==> flow/design.v <==
module cache_calc (
    input   logic           i_clk,
    input   logic           i_nreset,
    input   logic           i_srst,
    input   logic           i_en,
    input   logic   [29:0]  i_addr,  
    input   logic           i_wr_ready,
    output  logic           o_miss_cache,
    output  logic   [7:0]   o_mem_addr_cache,
    output  logic   [7:0]   o_mem_addr_load
    );
    logic   [21:0]  addr_tag;
    logic   [2:0]   addr_block;
    logic   [24:0]  addr_tag_block;
    logic   [4:0]   addr_word;
    logic   [2:0]   addr_group;
    logic   [7:0]   hit_tag_block_bus;
    logic   [2:0]   num_hit_tag_block;
    logic           hit_tag_block;
    logic           miss_tag_block;
    logic           miss_word_group;
    logic           reliability_full;
    logic           lru_bit_replace_en;
    logic           miss_block0;
    logic           hit_block0;
    logic           replace_block0;
    logic           miss_block1;
    logic           hit_block1;
    logic           replace_block1;
    logic           miss_block2;
    logic           hit_block2;
    logic           replace_block2;
    logic           miss_block3;
    logic           hit_block3;
    logic           replace_block3;
    logic           miss_block4;
    logic           hit_block4;
    logic           replace_block4;
    logic           miss_block5;
    logic           hit_block5;
    logic           replace_block5;
    logic           miss_block6;
    logic           hit_block6;
    logic           replace_block6;
    logic           miss_block7;
    logic           hit_block7;
    logic           replace_block7;
    logic   [6:0]   lru_bit;
    logic   [2:0]   num_fetch_block;
    logic   [24:0]  tag_block_mem [7:0];
    logic   [2:0]   addr_load_block;
    logic   [4:0]   addr_load_word;
    logic   [2:0]   dust_mem_sel_group;
    logic   [7:0]   dust_mem [7:0];
    assign addr_tag = i_addr[29:8];
    assign addr_block = i_addr[7:5];
    assign addr_tag_block = {addr_tag, addr_block};
    assign addr_word = i_addr[4:0];
    assign addr_group = addr_word[4:2];
    generate
    genvar i;
    for (i = 0; i < 8; i ++) begin: hit_gen
        assign hit_tag_block_bus[i] = i_en && tag_block_mem[i] == addr_tag_block;
    end endgenerate
    always_comb
        casex (hit_tag_block_bus)
            8'bxxxx_xxx1: num_hit_tag_block = 3'd0;
            8'bxxxx_xx10: num_hit_tag_block = 3'd1;
            8'bxxxx_x100: num_hit_tag_block = 3'd2;
            8'bxxxx_1000: num_hit_tag_block = 3'd3;
            8'bxxx1_0000: num_hit_tag_block = 3'd4;
            8'bxx10_0000: num_hit_tag_block = 3'd5;
            8'bx100_0000: num_hit_tag_block = 3'd6;
            8'b1000_0000: num_hit_tag_block = 3'd7;
            default: num_hit_tag_block = 3'd0;
        endcase
    assign hit_tag_block = |hit_tag_block_bus;
    assign miss_tag_block = i_en & !hit_tag_block;
    assign miss_word_group = i_en && dust_mem[num_hit_tag_block][addr_group] == 1'b0;
    assign o_miss_cache = miss_tag_block | miss_word_group;
    assign lru_bit_replace_en = i_en;
    assign miss_block0 = miss_tag_block & !lru_bit[6] & !lru_bit[4] & !lru_bit[0];
    assign hit_block0 = i_en && hit_tag_block && num_hit_tag_block == 'd0;
    assign replace_block0 = lru_bit_replace_en & (miss_block0 | hit_block0);
    assign miss_block1 = miss_tag_block & miss_tag_block & !lru_bit[6] & !lru_bit[4] & lru_bit[0];
    assign hit_block1 = i_en && hit_tag_block && num_hit_tag_block == 'd1;
    assign replace_block1 = lru_bit_replace_en & (miss_block1 | hit_block1);
    assign miss_block2 = miss_tag_block & !lru_bit[6] & lru_bit[4] & !lru_bit[1];
    assign hit_block2 = i_en && hit_tag_block && num_hit_tag_block == 'd2;
    assign replace_block2 = lru_bit_replace_en & (miss_block2 | hit_block2);
    assign miss_block3 = miss_tag_block & !lru_bit[6] & lru_bit[4] & lru_bit[1];
    assign hit_block3 = i_en && hit_tag_block && num_hit_tag_block == 'd3;
    assign replace_block3 = lru_bit_replace_en & (miss_block3 | hit_block3);
    assign miss_block4 = miss_tag_block & lru_bit[6] & !lru_bit[5] & !lru_bit[2];
    assign hit_block4 = i_en && hit_tag_block && num_hit_tag_block == 'd4;
    assign replace_block4 = lru_bit_replace_en & (miss_block4 | hit_block4);
    assign miss_block5 = miss_tag_block & lru_bit[6] & !lru_bit[5] & lru_bit[2];
    assign hit_block5 = i_en && hit_tag_block && num_hit_tag_block == 'd5;
    assign replace_block5 = lru_bit_replace_en & (miss_block5 | hit_block5);
    assign miss_block6 = miss_tag_block & lru_bit[6] & lru_bit[5] & !lru_bit[3];
    assign hit_block6 = i_en && hit_tag_block && num_hit_tag_block == 'd6;
    assign replace_block6 = lru_bit_replace_en & (miss_block6 | hit_block6);
    assign miss_block7 = miss_tag_block & lru_bit[6] & lru_bit[5] & lru_bit[3];
    assign hit_block7 = i_en && hit_tag_block && num_hit_tag_block == 'd7;
    assign replace_block7 = lru_bit_replace_en & (miss_block7 | hit_block7);
    always_ff @(posedge i_clk, negedge i_nreset)
        if (!i_nreset) lru_bit <= 'd0;
        else if (i_srst) lru_bit <= 'd0;
        else if (replace_block0) begin
            lru_bit[6] <= 1'b1;
            lru_bit[4] <= 1'b1;
            lru_bit[0] <= 1'b1;
        end
        else if (replace_block1) begin
            lru_bit[6] <= 1'b1;
            lru_bit[4] <= 1'b1;
            lru_bit[0] <= 1'b0;
        end
        else if (replace_block2) begin
            lru_bit[6] <= 1'b1;
            lru_bit[4] <= 1'b0;
            lru_bit[1] <= 1'b1;
        end
        else if (replace_block3) begin
            lru_bit[6] <= 1'b1;
            lru_bit[4] <= 1'b0;
            lru_bit[1] <= 1'b0;
        end
        else if (replace_block4) begin
            lru_bit[6] <= 1'b0;
            lru_bit[5] <= 1'b1;
            lru_bit[2] <= 1'b1;
        end
        else if (replace_block5) begin
            lru_bit[6] <= 1'b0;
            lru_bit[5] <= 1'b1;
            lru_bit[2] <= 1'b0;
        end
        else if (replace_block6) begin
            lru_bit[6] <= 1'b0;
            lru_bit[5] <= 1'b0;
            lru_bit[3] <= 1'b1;
        end
        else if (replace_block7) begin
            lru_bit[6] <= 1'b0;
            lru_bit[5] <= 1'b0;
            lru_bit[3] <= 1'b0;
        end
    always_comb
        casex (lru_bit)
            7'b0x0_xxx0: num_fetch_block = 3'd0;
            7'b0x0_xxx1: num_fetch_block = 3'd1;
            7'b0x1_xx0x: num_fetch_block = 3'd2;
            7'b0x1_xx1x: num_fetch_block = 3'd3;
            7'b10x_x0xx: num_fetch_block = 3'd4;
            7'b10x_x1xx: num_fetch_block = 3'd5;
            7'b11x_0xxx: num_fetch_block = 3'd6;
            7'b11x_1xxx: num_fetch_block = 3'd7;
            default: num_fetch_block = 3'd0;
        endcase
    always_ff @(posedge i_clk, negedge i_nreset)
        if (!i_nreset) for (int i = 0; i < 8; i ++) tag_block_mem[i] <= 'd0;
        else if (i_srst) for (int i = 0; i < 8; i ++) tag_block_mem[i] <= 'd0;
        else if (miss_tag_block) tag_block_mem[num_fetch_block] <= addr_tag_block;
    assign addr_load_block = o_mem_addr_load[7:5];
    assign addr_load_word = o_mem_addr_load[4:0];
    assign dust_mem_sel_group = addr_load_word[4:2];
    always_ff @(posedge i_clk, negedge i_nreset)
        if (!i_nreset) for (int i = 0; i < 8; i ++) dust_mem[i] <= 'd0;
        else if (i_srst) for (int i = 0; i < 8; i ++) dust_mem[i] <= 'd0;
        else if (miss_tag_block) dust_mem[num_fetch_block] <= 'd0;
        else if (i_wr_ready) dust_mem[addr_load_block][dust_mem_sel_group] <= 1'b1;
    assign o_mem_addr_cache = {num_hit_tag_block, addr_word};
    always_ff @(posedge i_clk, negedge i_nreset)
        if (!i_nreset) o_mem_addr_load <= 'd0;
        else if (i_srst) o_mem_addr_load <= 'd0;
        else if (i_en && miss_tag_block) o_mem_addr_load <= {num_fetch_block, addr_word};
        else if (i_en && miss_word_group) o_mem_addr_load <= {num_hit_tag_block, addr_word};
endmodule
module cache_ahb_ctrl_mem (
    input   logic           i_hclk,
    input   logic           i_hnreset,
    input   logic           i_hsel,
    input   logic   [31:0]  i_haddr,
    input   logic           i_hwrite,
    input   logic   [ 2:0]  i_hsize,
    input   logic   [ 2:0]  i_hburst,
    input   logic   [ 3:0]  i_hprot,
    input   logic   [ 1:0]  i_htrans,
    input   logic           i_hmastlock,
    input   logic           i_hready,
    input   logic   [31:0]  i_hwdata,
    output  logic           o_hready,
    output  logic           o_hresp,
    output  logic   [31:0]  o_hrdata,
    input   logic           i_nbypass,
    input   logic           i_d_cache_en,
    input   logic   [31:0]  i_climit,
    input   logic           i_prefetch_dis,
    input   logic           i_miss_cache,
    input   logic   [7:0]   i_calc_addr_cache,
    input   logic   [7:0]   i_calc_addr_load,
    output  logic           o_calc_srst,
    output  logic           o_calc_en,
    output  logic           o_calc_wr_rdy,
    output  logic   [29:0]  o_calc_addr,
    input   logic           i_sl_hready,
    input   logic           i_sl_hresp,
    input   logic   [31:0]  i_sl_hrdata,
    output  logic           o_sl_hsel,
    output  logic   [31:0]  o_sl_haddr,
    output  logic           o_sl_hwrite,
    output  logic   [2:0]   o_sl_hsize,
    output  logic   [2:0]   o_sl_hburst,
    output  logic   [3:0]   o_sl_hprot,
    output  logic   [1:0]   o_sl_htrans,
    output  logic           o_sl_hmastlock,
    output  logic           o_sl_hready,
    output  logic   [31:0]  o_sl_hwdata,
    input   logic   [31:0]  i_mem_rdata,
    output  logic           o_mem_en,
    output  logic           o_mem_we,
    output  logic   [7:0]   o_mem_addr
    );
    enum logic [3:0] {IDLE, READ_CACHE, PREREAD_FLASH, READ_FLASH,
                      POST_FLASH, READ_POST_FLASH, PREF_ADDR, PREF_DATA,
                      PRETHROUGH, THROUGH} state_list;
    logic           cache_area;
    logic           cache_en;
    logic           request;
    logic           request_read;
    logic           request_read_ready;
    logic           request_reg;
    logic   [31:0]  haddr;
    logic           hwrite;
    logic   [ 2:0]  hsize;
    logic   [ 2:0]  hburst;
    logic   [ 3:0]  hprot;
    logic   [ 1:0]  htrans;
    logic           hmastlock;
    logic   [31:0]  hwdata;
    logic           switch_read_cache;
    logic           switch_preread_flash;
    logic           switch_read_flash;
    logic           switch_pref_addr_pref;
    logic           switch_pref_addr;
    logic           switch_pref_data;
    logic           switch_prethrough;
    logic           switch_through;
    logic   [3:0]   current_state;
    logic   [3:0]   next_state;
    logic           state_idle;
    logic           state_read_cache;
    logic           state_preread_flash;
    logic           state_read_flash;
    logic           state_post_flash;
    logic           state_read_post_flash;
    logic           state_pref_addr;
    logic           state_pref_data;
    logic           state_pretrough;
    logic           state_through;
    logic           gen_addr_rst_flash;
    logic           gen_addr_rst_pref;
    logic           gen_addr_rst;
    logic           gen_addr_set_1;
    logic           gen_addr_inc_flash;
    logic           gen_addr_inc_pref;
    logic           gen_addr_inc;
    logic   [1:0]   gen_addr;
    logic           gen_addr_full;
    logic           mem_gen_addr_rst;
    logic           mem_gen_addr_replace;
    logic   [1:0]   mem_gen_addr;
    logic           mem_gen_addr_full;
    logic           pref_glob_en;
    logic           pref_glob_en_rst;
    logic           pref_full_frame_set;
    logic           pref_full_frame_rst;
    logic           pref_full_frame;
    logic           pref_haddr_full;
    logic           pref_addr_inc_addr;
    logic           pref_addr_inc_data;
    logic           pref_addr_inc;
    logic   [2:0]   pref_addr;
    logic   [27:0]  pref_addr_comb;
    logic           pref_addr_full;
    logic           pref_calc_en;
    logic           mux_request_read;
    logic           mux_read_flash;
    logic           mux_through;
    logic           mux_pref;
    logic           nbypass_reg;
    assign cache_area = i_haddr < i_climit;
    assign cache_en = i_nbypass & cache_area & (!i_hprot[0] | (i_hprot[0] & i_d_cache_en));
    assign request = i_hsel & i_htrans[1] & i_hready;
    assign request_read = request & !i_hwrite & cache_en;
    assign request_read_ready = request_read & o_hready;
    always_ff @(posedge i_hclk, negedge i_hnreset)
        if (!i_hnreset) request_reg <= 'd0;
        else request_reg <= request;
    always_ff @(posedge i_hclk, negedge i_hnreset)
        if (!i_hnreset) haddr <= 'd0;
        else if (request) haddr <= i_haddr;
    always_ff @(posedge i_hclk, negedge i_hnreset)
        if (!i_hnreset) hwrite <= 'd0;
        else if (request) hwrite <= i_hwrite;
    always_ff @(posedge i_hclk, negedge i_hnreset)
        if (!i_hnreset) hsize <= 'd0;
        else if (request) hsize <= i_hsize;
    always_ff @(posedge i_hclk, negedge i_hnreset)
        if (!i_hnreset) hburst <= 'd0;
        else if (request) hburst <= i_hburst;
    always_ff @(posedge i_hclk, negedge i_hnreset)
        if (!i_hnreset) hprot <= 'd0;
        else if (request) hprot <= i_hprot;
    always_ff @(posedge i_hclk, negedge i_hnreset)
        if (!i_hnreset) htrans <= 'd0;
        else if (request) htrans <= i_htrans;
    always_ff @(posedge i_hclk, negedge i_hnreset)
        if (!i_hnreset) hmastlock <= 'd0;
        else if (request) hmastlock <= i_hmastlock;
    always_ff @(posedge i_hclk, negedge i_hnreset)
        if (!i_hnreset) hwdata <= 'd0;
        else if (request_reg) hwdata <= i_hwdata;
    assign o_hready = !state_pretrough & !state_through & !state_preread_flash & !state_read_flash & !state_post_flash
                      | (state_through & i_sl_hready);
    assign o_hresp = state_through ? i_sl_hresp: 1'b0;
    assign o_hrdata = state_read_cache || state_read_post_flash ? i_mem_rdata:
                      state_through ? i_sl_hrdata: 'd0;
    assign switch_read_cache = request_read_ready & !i_miss_cache;
    assign switch_preread_flash = request_read_ready & i_miss_cache & !i_sl_hready;
    assign switch_read_flash = request_read_ready & i_miss_cache & i_sl_hready;
    assign switch_pref_addr_pref = pref_glob_en & !pref_addr_full & !pref_haddr_full;
    assign switch_pref_addr = state_idle & i_sl_hready & !request & !i_prefetch_dis & i_nbypass & switch_pref_addr_pref;
    assign switch_pref_data = !request & !i_hwrite & i_miss_cache & !gen_addr_full & !i_prefetch_dis & i_nbypass;
    assign switch_prethrough = i_hsel & i_htrans[1] & !cache_en & !i_sl_hready;
    assign switch_through = i_hsel & i_htrans[1] & !cache_en & i_sl_hready;
    always_ff @(posedge i_hclk, negedge i_hnreset)
        if (!i_hnreset) current_state <= IDLE;
        else current_state <= next_state;
    always_comb
        case (current_state)
            IDLE:
                if (switch_through)
                    next_state = THROUGH;
                else if (switch_prethrough)
                    next_state = PRETHROUGH;
                else if (switch_read_cache)
                    next_state = READ_CACHE;
                else if (switch_preread_flash)
                    next_state = PREREAD_FLASH;
                else if (switch_read_flash)
                    next_state = READ_FLASH;
                else if (switch_pref_addr)
                    next_state = PREF_ADDR;
                else
                    next_state = IDLE;
            READ_CACHE:
                if (switch_through)
                    next_state = THROUGH;
                else if (switch_prethrough)
                    next_state = PRETHROUGH;
                else if (switch_preread_flash)
                    next_state = PREREAD_FLASH;
                else if (switch_read_flash)
                    next_state = READ_FLASH;
                else if (!request_read_ready)
                    next_state = IDLE;
                else
                    next_state = READ_CACHE;
            PREREAD_FLASH:
                if (i_sl_hready)
                    next_state = READ_FLASH;
                else
                    next_state = PREREAD_FLASH;
            READ_FLASH:
                if (o_calc_wr_rdy)
                    next_state = POST_FLASH;
                else
                    next_state = READ_FLASH;
            POST_FLASH:
                next_state = READ_POST_FLASH;
            READ_POST_FLASH:
                if (switch_through)
                    next_state = THROUGH;
                else if (switch_prethrough)
                    next_state = PRETHROUGH;
                else if (switch_read_cache)
                    next_state = READ_CACHE;
                else if (!request_read_ready)
                    next_state = IDLE;
                else
                    next_state = READ_FLASH;
            PREF_ADDR:
                if (switch_through)
                    next_state = THROUGH;
                else if (switch_prethrough)
                    next_state = PRETHROUGH;
                else if (switch_read_cache)
                    next_state = READ_CACHE;
                else if (switch_preread_flash)
                    next_state = PREREAD_FLASH;
                else if (switch_read_flash)
                    next_state = READ_FLASH;
                else if (i_prefetch_dis || (pref_addr_full && !i_miss_cache))
                    next_state = IDLE;
                else if (switch_pref_data)
                    next_state = PREF_DATA;
                else
                    next_state = PREF_ADDR;
            PREF_DATA:
                if (switch_through)
                    next_state = THROUGH;
                else if (switch_prethrough)
                    next_state = PRETHROUGH;
                else if (switch_read_cache)
                    next_state = READ_CACHE;
                else if (switch_preread_flash)
                    next_state = PREREAD_FLASH;
                else if (switch_read_flash)
                    next_state = READ_FLASH;
                else if (i_prefetch_dis || (pref_full_frame && mem_gen_addr_full && o_calc_wr_rdy))
                    next_state = IDLE;
                else if (switch_pref_addr && !i_miss_cache)
                    next_state = PREF_ADDR;
                else
                    next_state = PREF_DATA;
            PRETHROUGH:
                if (i_sl_hready)
                    next_state = THROUGH;
                else
                    next_state = PRETHROUGH;
            THROUGH:
                if (switch_read_cache)
                    next_state = READ_CACHE;
                else if (switch_preread_flash)
                    next_state = PREREAD_FLASH;
                else if (switch_read_flash)
                    next_state = READ_FLASH;
                else if (i_sl_hready && !request)
                    next_state = IDLE;
                else
                    next_state = THROUGH;
            default:
                next_state = IDLE;
        endcase
    assign state_idle = current_state == IDLE;
    assign state_read_cache = current_state == READ_CACHE;
    assign state_preread_flash = current_state == PREREAD_FLASH;
    assign state_read_flash = current_state == READ_FLASH;
    assign state_post_flash = current_state == POST_FLASH;
    assign state_read_post_flash = current_state == READ_POST_FLASH;
    assign state_pref_addr = current_state == PREF_ADDR;
    assign state_pref_data = current_state == PREF_DATA;
    assign state_pretrough = current_state == PRETHROUGH;
    assign state_through = current_state == THROUGH;
    assign gen_addr_rst_flash = !state_read_flash | (state_read_flash & o_calc_wr_rdy);
    assign gen_addr_rst_pref = !state_pref_addr & !state_pref_data;
    assign gen_addr_rst = !gen_addr_set_1
        & ((switch_read_flash & !i_sl_hready) | (gen_addr_rst_flash & gen_addr_rst_pref));
    assign gen_addr_set_1 = (switch_read_flash | state_preread_flash) & i_sl_hready;
    assign gen_addr_inc_flash = (state_read_flash & i_sl_hready & !mem_gen_addr_full);
    assign gen_addr_inc_pref = (state_pref_addr & i_miss_cache) | (state_pref_data & i_sl_hready & !pref_full_frame);
    assign gen_addr_inc = !gen_addr_rst & !gen_addr_set_1 & (gen_addr_inc_flash | gen_addr_inc_pref);
    always_ff @(posedge i_hclk, negedge i_hnreset)
        if (!i_hnreset) gen_addr <= 'd0;
        else if (gen_addr_rst) gen_addr <= 'd0;
        else if (gen_addr_set_1) gen_addr <= 2'd1;
        else if (gen_addr_inc) gen_addr <= gen_addr + 2'd1;
    assign gen_addr_full = &gen_addr;
    assign mem_gen_addr_rst = switch_read_flash | switch_pref_addr;
    assign mem_gen_addr_replace = o_mem_we;
    always_ff @(posedge i_hclk, negedge i_hnreset)
        if (!i_hnreset) mem_gen_addr <= 'd0;
        else if (mem_gen_addr_rst) mem_gen_addr <= 'd0;
        else if (mem_gen_addr_replace) mem_gen_addr <= gen_addr;
    assign mem_gen_addr_full = &mem_gen_addr;
    assign o_mem_en = switch_read_cache | o_mem_we | state_post_flash;
    assign o_mem_we = (state_read_flash | state_pref_data) & i_sl_hready;
    always_comb
        casex ({switch_read_cache, state_read_flash, state_post_flash, state_pref_data})
            4'b1xxx: o_mem_addr = i_calc_addr_cache;
            4'b01xx: o_mem_addr = {i_calc_addr_load[7:2], mem_gen_addr};
            4'b001x: o_mem_addr = i_calc_addr_load;
            4'b0001: o_mem_addr = {i_calc_addr_load[7:2], mem_gen_addr};
            default: o_mem_addr = 'd0;
        endcase
    assign pref_glob_en_rst = state_through | !i_nbypass | i_prefetch_dis;
    always_ff @(posedge i_hclk, negedge i_hnreset)
        if (!i_hnreset) pref_glob_en <= 'd0;
        else if (pref_glob_en_rst) pref_glob_en <= 1'b0;
        else if (request_read_ready) pref_glob_en <= 1'b1;
    assign pref_full_frame_set = pref_addr_full & gen_addr_full & gen_addr_inc;
    assign pref_full_frame_rst = mem_gen_addr_full & mem_gen_addr_replace & o_calc_wr_rdy;
    always_ff @(posedge i_hclk, negedge i_hnreset)
        if (!i_hnreset) pref_full_frame <= 'd0;
        else if (pref_full_frame_set) pref_full_frame <= 1'b1;
        else if (pref_full_frame_rst) pref_full_frame <= 1'b0;
    assign pref_haddr_full = haddr[6:4] == 3'h7;
    assign pref_addr_inc_addr = state_pref_addr & !i_miss_cache;
    assign pref_addr_inc_data = state_pref_data & gen_addr_full & gen_addr_inc;
    assign pref_addr_inc = (pref_addr_inc_addr | pref_addr_inc_data) & !pref_addr_full;
    always_ff @(posedge i_hclk, negedge i_hnreset)
        if (!i_hnreset) pref_addr <= 'd0;
        else if (switch_pref_addr) pref_addr <= haddr[6:4] + 3'h1;
        else if (pref_addr_inc) pref_addr <= pref_addr + 3'h1;
    assign pref_addr_comb = {haddr[31:7], pref_addr};
    assign pref_addr_full = &pref_addr;
    assign pref_calc_en = !request_read & (state_pref_addr | (state_pref_data & o_calc_wr_rdy & !pref_full_frame));
    assign mux_request_read = request_read & i_miss_cache;
    assign mux_read_flash = state_read_flash & !mem_gen_addr_full | state_preread_flash;
    assign mux_through = (switch_through | state_through) & !switch_read_cache;
    assign mux_pref = (state_pref_addr | state_pref_data) & !pref_full_frame;
    always_comb
        casex ({mux_request_read, mux_read_flash, state_pretrough, mux_through, mux_pref})
            5'b1_xxxx:
                begin
                    o_sl_hsel = 1'b1;
                    o_sl_haddr = {i_haddr[31:4], 4'h0};
                    o_sl_hwrite = 1'b0;
                    o_sl_hsize = 3'h2;
                    o_sl_hburst = i_hburst;
                    o_sl_hprot = i_hprot;
                    o_sl_htrans = i_htrans;
                    o_sl_hmastlock = i_hmastlock;
                    o_sl_hready = i_hready & i_sl_hready;
                    o_sl_hwdata = i_hwdata;
                end
            5'b0_1xxx:
                begin
                    o_sl_hsel = !mem_gen_addr_full;
                    o_sl_haddr = {haddr[31:4], gen_addr, 2'h0};
                    o_sl_hwrite = 1'b0;
                    o_sl_hsize = 3'h2;
                    o_sl_hburst = hburst;
                    o_sl_hprot = hprot;
                    o_sl_htrans = htrans;
                    o_sl_hmastlock = hmastlock;
                    o_sl_hready = i_sl_hready;
                    o_sl_hwdata = 32'd0;
                end
            5'b0_01xx:
                begin
                    o_sl_hsel = 1'b1;
                    o_sl_haddr = haddr;
                    o_sl_hwrite = hwrite;
                    o_sl_hsize = hsize;
                    o_sl_hburst = hburst;
                    o_sl_hprot = hprot;
                    o_sl_htrans = htrans;
                    o_sl_hmastlock = hmastlock;
                    o_sl_hready = i_sl_hready;
                    o_sl_hwdata = hwdata;
                end
            5'b0_001x:
                begin
                    o_sl_hsel = i_hsel;
                    o_sl_haddr = i_haddr;
                    o_sl_hwrite = i_hwrite;
                    o_sl_hsize = i_hsize;
                    o_sl_hburst = i_hburst;
                    o_sl_hprot = i_hprot;
                    o_sl_htrans = i_htrans;
                    o_sl_hmastlock = i_hmastlock;
                    o_sl_hready = i_hready;
                    o_sl_hwdata = i_hwdata;
                end
            5'b0_0001:
                begin
                    o_sl_hsel = !pref_full_frame;
                    o_sl_haddr = {pref_addr_comb, gen_addr, 2'h0};
                    o_sl_hwrite = 1'b0;
                    o_sl_hsize = 3'h2;
                    o_sl_hburst = 3'h0;
                    o_sl_hprot = 4'h1;
                    o_sl_htrans = 2'h2;
                    o_sl_hmastlock = 1'b0;
                    o_sl_hready = i_sl_hready;
                    o_sl_hwdata = 32'd0;
                end
            default:
                begin
                    o_sl_hsel = 1'b0;
                    o_sl_haddr = 32'd0;
                    o_sl_hwrite = 1'b0;
                    o_sl_hsize = 3'h0;
                    o_sl_hburst = 3'h0;
                    o_sl_hprot = 4'h0;
                    o_sl_htrans = 2'h0;
                    o_sl_hmastlock = 1'b0;
                    o_sl_hready = i_sl_hready;
                    o_sl_hwdata = i_hwdata;
                end
        endcase
    always_ff @(posedge i_hclk, negedge i_hnreset)
        if (!i_hnreset) nbypass_reg <= 'd0;
        else nbypass_reg <= i_nbypass;
    assign o_calc_srst = i_nbypass & !nbypass_reg;
    assign o_calc_en = request_read_ready | pref_calc_en;
    assign o_calc_wr_rdy = mem_gen_addr_full & o_mem_we;
    assign o_calc_addr = request_read_ready ? i_haddr[31:2]: {pref_addr_comb, 2'h0};
endmodule
module cache (
    input   logic           i_hclk,
    input   logic           i_hnreset,
    input   logic           i_hsel_m,
    input   logic   [31:0]  i_haddr_m,
    input   logic           i_hwrite_m,
    input   logic   [ 2:0]  i_hsize_m,
    input   logic   [ 2:0]  i_hburst_m,
    input   logic   [ 3:0]  i_hprot_m,
    input   logic   [ 1:0]  i_htrans_m,
    input   logic           i_hmastlock_m,
    input   logic           i_hready_m,
    input   logic   [31:0]  i_hwdata_m,
    output  logic           o_hready_m,
    output  logic           o_hresp_m,
    output  logic   [31:0]  o_hrdata_m,
    input   logic           i_nbypass,
    input   logic   [31:0]  i_climit,
    input   logic           i_d_cache_en,
    output  logic           o_hsel_sl,
    output  logic           o_hready_i_sl,
    output  logic   [31:0]  o_haddr_sl,
    output  logic           o_hwrite_sl,
    output  logic   [2:0]   o_hsize_sl,
    output  logic   [1:0]   o_htrans_sl,
    output  logic   [31:0]  o_hwdata_sl,
    input   logic   [31:0]  i_hrdata_sl,
    input   logic           i_hready_o_sl,
    input   logic           i_hresp_sl,
    output  logic           o_mem_en,
    output  logic           o_mem_we,
    output  logic   [7:0]   o_mem_addr,
    output  logic   [31:0]  o_mem_wdata,
    input   logic   [31:0]  i_mem_rdata
    );
    logic           miss_cache;
    logic           calc_sync_rst;
    logic           calc_en;
    logic   [29:0]  calc_addr;
    logic           calc_wr_rdy;
    logic   [7:0]   calc_mem_addr_cache;
    logic   [7:0]   calc_mem_addr_load;
    logic   [31:0]  mem_rdata;
    logic           mem_en;
    logic           mem_we;
    logic   [7:0]   mem_addr;
    cache_ahb_ctrl_mem cache_ahb_ctrl_mem (
        .i_hclk (i_hclk),
        .i_hnreset (i_hnreset),
        .i_hsel (i_hsel_m),
        .i_haddr (i_haddr_m),
        .i_hwrite (i_hwrite_m),
        .i_hsize (i_hsize_m),
        .i_hburst (i_hburst_m),
        .i_hprot (i_hprot_m),
        .i_htrans (i_htrans_m),
        .i_hmastlock (i_hmastlock_m),
        .i_hready (i_hready_m),
        .i_hwdata (i_hwdata_m),
        .o_hready (o_hready_m),
        .o_hresp (o_hresp_m),
        .o_hrdata (o_hrdata_m),
        .i_nbypass (i_nbypass),
        .i_d_cache_en (i_d_cache_en),
        .i_climit (i_climit),
        .i_prefetch_dis (1'b1),
        .i_miss_cache (miss_cache),
        .i_calc_addr_cache (calc_mem_addr_cache),
        .i_calc_addr_load (calc_mem_addr_load),
        .o_calc_srst (calc_sync_rst),
        .o_calc_en (calc_en),
        .o_calc_wr_rdy (calc_wr_rdy),
        .o_calc_addr (calc_addr),
        .i_sl_hready (i_hready_o_sl),
        .i_sl_hresp (i_hresp_sl),
        .i_sl_hrdata (i_hrdata_sl),
        .o_sl_hsel (o_hsel_sl),
        .o_sl_haddr (o_haddr_sl),
        .o_sl_hwrite (o_hwrite_sl),
        .o_sl_hsize (o_hsize_sl),
        .o_sl_hburst (),
        .o_sl_hprot (),
        .o_sl_htrans (o_htrans_sl),
        .o_sl_hmastlock (),
        .o_sl_hready (o_hready_i_sl),
        .o_sl_hwdata (o_hwdata_sl),
        .i_mem_rdata (mem_rdata),
        .o_mem_en (mem_en),
        .o_mem_we (mem_we),
        .o_mem_addr (mem_addr)
        );
    cache_calc cache_calc (
        .i_clk (i_hclk),
        .i_nreset (i_hnreset),
        .i_srst (calc_sync_rst),
        .i_en (calc_en),
        .i_addr (calc_addr),
        .i_wr_ready (calc_wr_rdy),
        .o_miss_cache (miss_cache),
        .o_mem_addr_cache (calc_mem_addr_cache),
        .o_mem_addr_load (calc_mem_addr_load)
        );
    assign o_mem_en = mem_en;
    assign o_mem_we = mem_we;
    assign o_mem_addr = mem_addr;
    assign o_mem_wdata = i_hrdata_sl;
    assign mem_rdata = i_mem_rdata;
endmodule
# [Step by step through the tools: cache]
# Each step is given for the RTL above and for the edited RTL.
# Lines under "before" count in the file above, lines under "after" in the edited file.
# "diff" is "after" less "before", of the values as shown.
# Operators carry their Yosys type and port widths (W data, S select, Z words).
# Cell names lack the library's common part.
# Not given: -
[setup] design="cache" clk_port="i_hclk" lib="sky130hd" corner="tt_025C_1v80"

# [The edit]
# Unified diff, file above to edited file.
# A script made this edit. It changes what the design does and was not meant as an optimisation.
# begin of diff
@@ -448,5 +448,5 @@
     assign state_read_cache = current_state == READ_CACHE;
     assign state_preread_flash = current_state == PREREAD_FLASH;
-    assign state_read_flash = current_state == READ_FLASH;
+    assign state_read_flash = current_state != READ_FLASH;
     assign state_post_flash = current_state == POST_FLASH;
     assign state_read_post_flash = current_state == READ_POST_FLASH;
# end of diff

# [Elaborated design]
# Counts by Yosys on the flattened word-level netlist (proc, flatten, opt, wreduce). Print and check cells are left out.
[bits] element="clocked_rd_ports_x_width" before=0 after=0 diff=0
[bits] element="output_inout_bits" before=148 after=148 diff=0
[bits] element="register_bits" before=363 after=363 diff=0
[bits] element="mem_bits_rw" before=0 after=0 diff=0
[bits] element="mem_bits_ro" before=0 after=0 diff=0
[bits] element="elab_cells" before=517 after=518 diff=1
[bits] element="latch_bits" before=0 after=0 diff=0
[bits] element="memories" before=0 after=0 diff=0
[bits] element="in_bits" before=182 after=182 diff=0
[op_classes] element="n_addsub" before=3 after=3 diff=0
[op_classes] element="equal" before=81 after=82 diff=1
[op_classes] element="multipliers" before=0 after=0 diff=0
[op_classes] element="n_div" before=0 after=0 diff=0
[op_classes] element="n_cmp" before=1 after=1 diff=0
[op_classes] element="bitwise" before=116 after=116 diff=0
[op_classes] element="n_reduce_logical" before=124 after=124 diff=0
[op_classes] element="shift" before=2 after=2 diff=0
[op_classes] element="mux" before=154 after=154 diff=0
[op_table] cell="$ne A4 B2 Y1 const B" before=0 after=1 diff=1
[op_table] cell="$and A1 B1 Y1" before=73 after=73 diff=0
[op_table] cell="$mux W1" before=49 after=49 diff=0
[op_table] cell="$mux W8" before=43 after=43 diff=0
[op_table] cell="$logic_not A1 Y1" before=29 after=29 diff=0
[op_table] cell="$or A1 B1 Y1" before=25 after=25 diff=0
[op_table] cell="$mux W25" before=24 after=24 diff=0
[op_table] cell="$logic_and A1 B1 Y1" before=21 after=21 diff=0
[op_table] cell="$eq A3 B3 Y1 const B" before=17 after=17 diff=0
[op_table] cell="$reduce_or A7 Y1" before=16 after=16 diff=0
[op_table] cell="$mux W4" before=15 after=15 diff=0
[op_table] cell="$reduce_bool A2 Y1" before=11 after=11 diff=0
[op_table] cell="$reduce_and A2 Y1" before=10 after=10 diff=0
[op_table] cell="$reduce_and A3 Y1" before=10 after=10 diff=0
[op_table] cell="$and A8 B8 Y8" before=8 after=8 diff=0
[op_table] cell="$eq A25 B25 Y1" before=8 after=8 diff=0
[op_table] cell="$eq A3 B2 Y1 const B" before=8 after=8 diff=0
[op_table] cell="$ne A3 B1 Y1 const B" before=8 after=8 diff=0
[op_table] cell="$ne A3 B3 Y1 const B" before=8 after=8 diff=0
[op_table] cell="$or A8 B8 Y8" before=8 after=8 diff=0
[op_table] cell="$mux W2" before=7 after=7 diff=0
[op_table] cell="$reduce_bool A3 Y1" before=7 after=7 diff=0
[op_table] cell="$eq A3 B1 Y1 const B" before=6 after=6 diff=0
[op_table] cell="$ne A2 B2 Y1 const B" before=6 after=6 diff=0
[op_table] cell="$reduce_or A2 Y1" before=5 after=5 diff=0
[op_table] cell="$eq A4 B3 Y1 const B" before=4 after=4 diff=0
[op_table] cell="$logic_not A3 Y1" before=4 after=4 diff=0
[op_table] cell="$eq A4 B1 Y1 const B" before=3 after=3 diff=0
# The list need not be complete.

# [Logic depth]
# Longest topological path by Yosys (ltp), each cell counted once; first at word level (registers and memories cut), then after technology mapping (sequential cells cut; the memories' decode and read muxes count).
[logic_depth] element="word_depth" before=31 after=31 diff=0
[logic_depth] element="ABC_AREA" before="0" after="0"
[logic_depth] element="ltp_mapped" before=24 after=25 diff=1
[logic_depth] element="ltp_nobuf" before=18 after=19 diff=1

# [Synthesis result]
# Yosys stat after the flow's synthesis: flattened, memories mapped to cells. It holds for the ABC_AREA given above (unset counts as 0); a run with the other value may have another netlist.
[synth_totals] element="ff_cells" before=363 after=361 diff=-2
[synth_totals] element="stdcells" before=2679 after=2575 diff=-104
[synth_totals] element="synth_area_um2" before=22828.1 after=21956.1 diff=-872.0
[by_type] cell_type="nand2_1" before=525 after=421 diff=-104
[by_type] cell_type="o21ai_0" before=246 after=312 diff=66
[by_type] cell_type="a22o_1" before=76 after=39 diff=-37
[by_type] cell_type="o2bb2ai_1" before=3 after=40 diff=37
[by_type] cell_type="inv_1" before=91 after=120 diff=29
[by_type] cell_type="xnor2_1" before=90 after=61 diff=-29
[by_type] cell_type="xor2_1" before=39 after=63 diff=24
[by_type] cell_type="nor2b_1" before=59 after=38 diff=-21
[by_type] cell_type="a211oi_1" before=24 after=9 diff=-15
[by_type] cell_type="o21a_1" before=15 after=3 diff=-12
[by_type] cell_type="buf_6" before=14 after=5 diff=-9
[by_type] cell_type="nand3_1" before=61 after=53 diff=-8
[by_type] cell_type="mux2_2" before=60 after=52 diff=-8
[by_type] cell_type="and3_1" before=12 after=20 diff=8
[by_type] cell_type="clkbuf_1" before=97 after=104 diff=7
[by_type] cell_type="o211ai_1" before=21 after=14 diff=-7
[by_type] cell_type="o2111ai_1" before=19 after=12 diff=-7
[by_type] cell_type="a22oi_1" before=12 after=6 diff=-6
# The list need not be complete.
# By module: a second synthesis without flattening, with its own total; a netlist apart from the flattened one above.
[unflattened] element="hier_cells" before=2348 after=2305 diff=-43
[unflattened] element="area_unflattened_um2" before=21116.5 after=20952.6 diff=-163.9
# Rows give one instance, submodules left out.
[modules_before] module="cache_calc" area_um2=13955.9 mod_seq_area_um2=6981.7 cells=1460 n_inst=1
[modules_before] module="cache_ahb_ctrl_mem" area_um2=6916.6 mod_seq_area_um2=2478.6 cells=855 n_inst=1
[modules_before] module="cache" area_um2=244.0 mod_seq_area_um2=0.0 cells=33 n_inst=1
[modules_after] module="cache_calc" area_um2=13955.9 mod_seq_area_um2=6981.7 cells=1460 n_inst=1
[modules_after] module="cache_ahb_ctrl_mem" area_um2=6752.7 mod_seq_area_um2=2478.6 cells=812 n_inst=1
[modules_after] module="cache" area_um2=244.0 mod_seq_area_um2=0.0 cells=33 n_inst=1

# [Worst setup path after synthesis]
# Path of least setup slack by OpenSTA after synthesis, without wires, with an ideal clock, recovery checks aside; 20% of the period is set as input and as output delay. Where synthesis merged equal registers, the netlist keeps one of their names.
[synth_timing] element="path_kind" before="input to output" after="input to output"
[synth_timing] element="from" before="input i_climit[15]" after="input i_climit[15]"
[synth_timing] element="to" before="output o_hsize_sl[0]" after="output o_hwdata_sl[16]"
[synth_timing] element="driving_pins" before=24 after=22 diff=-2
[synth_timing] element="setup_slack_ns" before=2.797 after=2.581 diff=-0.216
[synth_timing] element="arrival_ns" before=6.803 after=7.019 diff=0.216
[synth_timing] element="path_delay_ns" before=4.403 after=4.619 diff=0.216
[synth_timing] element="clock_period_ns" before=12.0 after=12.0 diff=0.0
[synth_timing] element="path_buffers" before=6 after=4 diff=-2
[synth_timing] element="out_delay_ns" before=2.400 after=2.400 diff=0.000
[synth_timing] element="required_time_ns" before=9.600 after=9.600 diff=0.000
[synth_timing] element="synth_period_reached_ns" before=9.203 after=9.419 diff=0.216
# "path_delay_ns" = arrival - input delay + setup time.
# A path that ends at an output port has no setup time.
# "driving_pins": output pins that drive a net of the path, with the launching flip-flop's if there is one; two outputs of one cell count as two.
# "synth_period_reached_ns" is the clock period less the worst setup slack; recovery checks do not enter. This is arithmetic on one report: input and output delays are still those of the set period (20% each).
# The rows between start and end are the longest chain of elaborated cells between them; the timing report does not say that the signal goes this way. Where chains are equally long, one stands for them.
# A line is the first line of the expression or statement that the cell stems from. Yosys adds cells for indexed reads and writes and turns some case tables into memories.
[synth_via_before] path_cell_list="inv_1 -> ha_1 -> nand4_1 -> nor4_1 -> a22oi_1 -> a21boi_1 -> buf_4 -> buf_6 -> buf_4 -> nor4_2 -> a2111oi_0 -> o2111a_1 -> o21bai_1 -> buf_2 -> nor4b_2 -> a22o_1 -> a21oi_1 -> o2111ai_1 -> a32oi_2 -> o32ai_4 -> o211a_1 -> buf_6 -> buf_6 -> a22o_1" elab_chain_cells=23 cells_between=64
[synth_lines_before] element="start, declared" line_no=620 source="input   logic   [31:0]  i_climit,"
[synth_lines_before] element="$lt A32 B32 Y1" line_no=293 source="assign cache_area = i_haddr < i_climit;"
[synth_lines_before] element="$and A1 B1 Y1 x2" line_no=294 source="assign cache_en = i_nbypass & cache_area & (!i_hprot[0] | (i_hprot[0] & i_d_cache_en));"
[synth_lines_before] element="$and A1 B1 Y1" line_no=296 source="assign request_read = request & !i_hwrite & cache_en;"
[synth_lines_before] element="$logic_not A1 Y1" line_no=509 source="assign pref_calc_en = !request_read & (state_pref_addr | (state_pref_data & o_calc_wr_rdy & !pref_full_frame)) ..."
[synth_lines_before] element="$and A1 B1 Y1" line_no=509
[synth_lines_before] element="$or A1 B1 Y1" line_no=599 source="assign o_calc_en = request_read_ready | pref_calc_en;"
[synth_lines_before] element="$logic_and A1 B1 Y1" line_no=63 source="assign hit_tag_block_bus[i] = i_en && tag_block_mem[i] == addr_tag_block;"
[synth_lines_before] element="[... 8 more ...]"
[synth_lines_before] element="$logic_not A1 Y1" line_no=330 source="assign switch_read_cache = request_read_ready & !i_miss_cache;"
[synth_lines_before] element="$and A1 B1 Y1" line_no=330
[synth_lines_before] element="$logic_not A1 Y1" line_no=512 source="assign mux_through = (switch_through | state_through) & !switch_read_cache;"
[synth_lines_before] element="$and A1 B1 Y1" line_no=512
[synth_lines_before] element="$eq A5 B1 Y1" line_no=515 source="casex ({mux_request_read, mux_read_flash, state_pretrough, mux_through, mux_pref})"
[synth_lines_before] element="$reduce_or A3 Y1"
[synth_lines_before] element="$pmux W3 S3" line_no=515
[synth_lines_before] element="end, declared" line_no=626 source="output  logic   [2:0]   o_hsize_sl,"
[synth_via_after] path_cell_list="inv_1 -> ha_1 -> nand4_1 -> nor4_1 -> a22oi_1 -> a21oi_1 -> buf_2 -> buf_2 -> o21ai_0 -> and2_1 -> a2111o_1 -> or4_1 -> nand2_1 -> o2bb2ai_1 -> o2111ai_1 -> o221ai_2 -> or4_4 -> a21oi_4 -> buf_6 -> nor3_4 -> buf_2 -> o2bb2ai_1" elab_chain_cells=23 cells_between=63
[synth_lines_after] element="start, declared" line_no=620 source="input   logic   [31:0]  i_climit,"
[synth_lines_after] element="$lt A32 B32 Y1" line_no=293 source="assign cache_area = i_haddr < i_climit;"
[synth_lines_after] element="$and A1 B1 Y1 x2" line_no=294 source="assign cache_en = i_nbypass & cache_area & (!i_hprot[0] | (i_hprot[0] & i_d_cache_en));"
[synth_lines_after] element="$and A1 B1 Y1" line_no=296 source="assign request_read = request & !i_hwrite & cache_en;"
[synth_lines_after] element="$logic_not A1 Y1" line_no=509 source="assign pref_calc_en = !request_read & (state_pref_addr | (state_pref_data & o_calc_wr_rdy & !pref_full_frame)) ..."
[synth_lines_after] element="$and A1 B1 Y1" line_no=509
[synth_lines_after] element="$or A1 B1 Y1" line_no=599 source="assign o_calc_en = request_read_ready | pref_calc_en;"
[synth_lines_after] element="$logic_and A1 B1 Y1" line_no=63 source="assign hit_tag_block_bus[i] = i_en && tag_block_mem[i] == addr_tag_block;"
[synth_lines_after] element="[... 8 more ...]"
[synth_lines_after] element="$logic_not A1 Y1" line_no=330 source="assign switch_read_cache = request_read_ready & !i_miss_cache;"
[synth_lines_after] element="$and A1 B1 Y1" line_no=330
[synth_lines_after] element="$logic_not A1 Y1" line_no=512 source="assign mux_through = (switch_through | state_through) & !switch_read_cache;"
[synth_lines_after] element="$and A1 B1 Y1" line_no=512
[synth_lines_after] element="$eq A5 B1 Y1" line_no=515 source="casex ({mux_request_read, mux_read_flash, state_pretrough, mux_through, mux_pref})"
[synth_lines_after] element="$reduce_or A2 Y1"
[synth_lines_after] element="$pmux W32 S2" line_no=515
[synth_lines_after] element="end, declared" line_no=628 source="output  logic   [31:0]  o_hwdata_sl,"

# [Worst path after layout]
# Path of least setup slack in the final report of each run of pair A (OpenROAD, finished layout, wires in). Where an end is a register, its clock arrival counts in the times.
[layout_timing] element="path_kind" before="input to output" after="input to output"
[layout_timing] element="from" before="input i_haddr_m[27]" after="input i_haddr_m[27]"
[layout_timing] element="to" before="output o_haddr_sl[19]" after="output o_hwdata_sl[26]"
[layout_timing] element="required_time_ns" before=9.60 after=9.60 diff=0.00
[layout_timing] element="setup_slack_ns" before=0.29 after=0.23 diff=-0.06
[layout_timing] element="driving_pins" before=22 after=27 diff=5
[layout_timing] element="path_buffers" before=5 after=9 diff=4
[layout_timing] element="arrival_ns" before=9.31 after=9.37 diff=0.06
[layout_timing] element="out_delay_ns" before=2.40 after=2.40 diff=0.00
[layout_timing] element="clock_period_ns" before=12.0 after=12.0 diff=0.0
# The rows between start and end are the longest chain of elaborated cells between them; the timing report does not say that the signal goes this way. Where chains are equally long, one stands for them.
[layout_via_before] path_cell_list="clkdlybuf4s50_1 -> ha_1 -> nand4_1 -> nor3_1 -> a211oi_1 -> and4b_2 -> nand2_4 -> buf_4 -> a211oi_2 -> buf_4 -> nor4b_1 -> nand2b_1 -> a2111oi_2 -> nor2_1 -> o21a_1 -> o211ai_2 -> a211oi_2 -> o32ai_4 -> o21a_1 -> buf_12 -> a22o_1 -> clkdlybuf4s50_1" elab_chain_cells=22 cells_between=63
[layout_lines_before] element="start, declared" line_no=607 source="input   logic   [31:0]  i_haddr_m,"
[layout_lines_before] element="$lt A32 B32 Y1" line_no=293 source="assign cache_area = i_haddr < i_climit;"
[layout_lines_before] element="$and A1 B1 Y1 x2" line_no=294 source="assign cache_en = i_nbypass & cache_area & (!i_hprot[0] | (i_hprot[0] & i_d_cache_en));"
[layout_lines_before] element="$and A1 B1 Y1" line_no=296 source="assign request_read = request & !i_hwrite & cache_en;"
[layout_lines_before] element="$logic_not A1 Y1" line_no=509 source="assign pref_calc_en = !request_read & (state_pref_addr | (state_pref_data & o_calc_wr_rdy & !pref_full_frame)) ..."
[layout_lines_before] element="$and A1 B1 Y1" line_no=509
[layout_lines_before] element="$or A1 B1 Y1" line_no=599 source="assign o_calc_en = request_read_ready | pref_calc_en;"
[layout_lines_before] element="$logic_and A1 B1 Y1" line_no=63 source="assign hit_tag_block_bus[i] = i_en && tag_block_mem[i] == addr_tag_block;"
[layout_lines_before] element="[... 7 more ...]"
[layout_lines_before] element="$or A1 B1 Y1" line_no=80 source="assign o_miss_cache = miss_tag_block | miss_word_group;"
[layout_lines_before] element="$logic_not A1 Y1" line_no=330 source="assign switch_read_cache = request_read_ready & !i_miss_cache;"
[layout_lines_before] element="$and A1 B1 Y1" line_no=330
[layout_lines_before] element="$logic_not A1 Y1" line_no=512 source="assign mux_through = (switch_through | state_through) & !switch_read_cache;"
[layout_lines_before] element="$and A1 B1 Y1" line_no=512
[layout_lines_before] element="$eq A5 B1 Y1" line_no=515 source="casex ({mux_request_read, mux_read_flash, state_pretrough, mux_through, mux_pref})"
[layout_lines_before] element="$pmux W32 S5" line_no=515
[layout_lines_before] element="end, declared" line_no=624 source="output  logic   [31:0]  o_haddr_sl,"
[layout_via_after] path_cell_list="clkdlybuf4s50_1 -> ha_1 -> nand4_1 -> nor3_1 -> a221oi_1 -> buf_4 -> and4_2 -> nand2_2 -> buf_12 -> buf_12 -> o311ai_0 -> buf_4 -> nor4_2 -> o211ai_1 -> a211oi_1 -> o21ai_1 -> and2_2 -> nor4b_1 -> buf_4 -> nor4_1 -> o32a_2 -> a21oi_4 -> nor3_4 -> buf_4 -> buf_4 -> o2bb2ai_1 -> clkdlybuf4s50_1" elab_chain_cells=23 cells_between=63
[layout_lines_after] element="start, declared" line_no=607 source="input   logic   [31:0]  i_haddr_m,"
[layout_lines_after] element="$lt A32 B32 Y1" line_no=293 source="assign cache_area = i_haddr < i_climit;"
[layout_lines_after] element="$and A1 B1 Y1 x2" line_no=294 source="assign cache_en = i_nbypass & cache_area & (!i_hprot[0] | (i_hprot[0] & i_d_cache_en));"
[layout_lines_after] element="$and A1 B1 Y1" line_no=296 source="assign request_read = request & !i_hwrite & cache_en;"
[layout_lines_after] element="$logic_not A1 Y1" line_no=509 source="assign pref_calc_en = !request_read & (state_pref_addr | (state_pref_data & o_calc_wr_rdy & !pref_full_frame)) ..."
[layout_lines_after] element="$and A1 B1 Y1" line_no=509
[layout_lines_after] element="$or A1 B1 Y1" line_no=599 source="assign o_calc_en = request_read_ready | pref_calc_en;"
[layout_lines_after] element="$logic_and A1 B1 Y1" line_no=63 source="assign hit_tag_block_bus[i] = i_en && tag_block_mem[i] == addr_tag_block;"
[layout_lines_after] element="[... 8 more ...]"
[layout_lines_after] element="$logic_not A1 Y1" line_no=330 source="assign switch_read_cache = request_read_ready & !i_miss_cache;"
[layout_lines_after] element="$and A1 B1 Y1" line_no=330
[layout_lines_after] element="$logic_not A1 Y1" line_no=512 source="assign mux_through = (switch_through | state_through) & !switch_read_cache;"
[layout_lines_after] element="$and A1 B1 Y1" line_no=512
[layout_lines_after] element="$eq A5 B1 Y1" line_no=515 source="casex ({mux_request_read, mux_read_flash, state_pretrough, mux_through, mux_pref})"
[layout_lines_after] element="$reduce_or A2 Y1"
[layout_lines_after] element="$pmux W32 S2" line_no=515
[layout_lines_after] element="end, declared" line_no=628 source="output  logic   [31:0]  o_hwdata_sl,"

# [Measured runs]
# Runs of the flow (Yosys, OpenROAD) on both versions; the two runs of a pair have the same settings. The constraints put input and output delay at 20% of the set period each and load the outputs with 0.01 pF.
[flow_settings_pair_A] CORE_UTILIZATION=40 PLACE_DENSITY=0.6 period_ns=12.0 CAP_MARGIN=20 CORE_MARGIN=2 SLEW_MARGIN=20
[measured_pair_A] element="total_negative_slack_ns" before=0.000 after=0.000 diff=0.000
[measured_pair_A] element="utilization_pct" before=50.9 after=52.0 diff=1.1
[measured_pair_A] element="holdWs_ns" before=0.450 after=0.479 diff=0.029
[measured_pair_A] element="die_um2" before=58998.0 after=56779.7 diff=-2218.3
[measured_pair_A] element="totalPower_mw" before=4.123 after=4.353 diff=0.230
[measured_pair_A] element="period_reached_ns" before=11.707 after=11.769 diff=0.062
[measured_pair_A] element="final_cell_area_um2" before=28717.5 after=28098.2 diff=-619.3
[measured_pair_A] element="setup_ws_ns" before=0.293 after=0.231 diff=-0.062
[measured_pair_A] element="synth_chip_area_um2" before=22828.1 after=21956.1 diff=-872.0
[flow_settings_pair_B] CORE_MARGIN=10 CORE_UTILIZATION=37 GPL_ROUTABILITY_DRIVEN=0 PLACE_DENSITY_LB_ADDON=0.16 SETUP_SLACK_MARGIN=3.15 period_ns=18.1 CAP_MARGIN=20 SLEW_MARGIN=20
[measured_pair_B] element="total_negative_slack_ns" before=0.000 after=0.000 diff=0.000
[measured_pair_B] element="utilization_pct" before=46.9 after=46.7 diff=-0.2
[measured_pair_B] element="holdWs_ns" before=0.457 after=0.477 diff=0.020
[measured_pair_B] element="die_um2" before=72033.2 after=69485.0 diff=-2548.2
[measured_pair_B] element="totalPower_mw" before=2.707 after=2.819 diff=0.112
[measured_pair_B] element="period_reached_ns" before=14.742 after=14.691 diff=-0.051
[measured_pair_B] element="final_cell_area_um2" before=28438.5 after=27487.6 diff=-950.9
[measured_pair_B] element="setup_ws_ns" before=3.358 after=3.409 diff=0.051
[measured_pair_B] element="synth_chip_area_um2" before=22828.1 after=21956.1 diff=-872.0
# "period_reached_ns" is the run's clock period less its worst setup slack. It is reckoned from that one timing run; input and output delays stay at 20% of the period that was set.
# By "totalPower_mw" is meant OpenSTA's value without simulated activity: inputs other than the clock are taken to toggle once in ten clock periods, and the tool carries that through the logic.
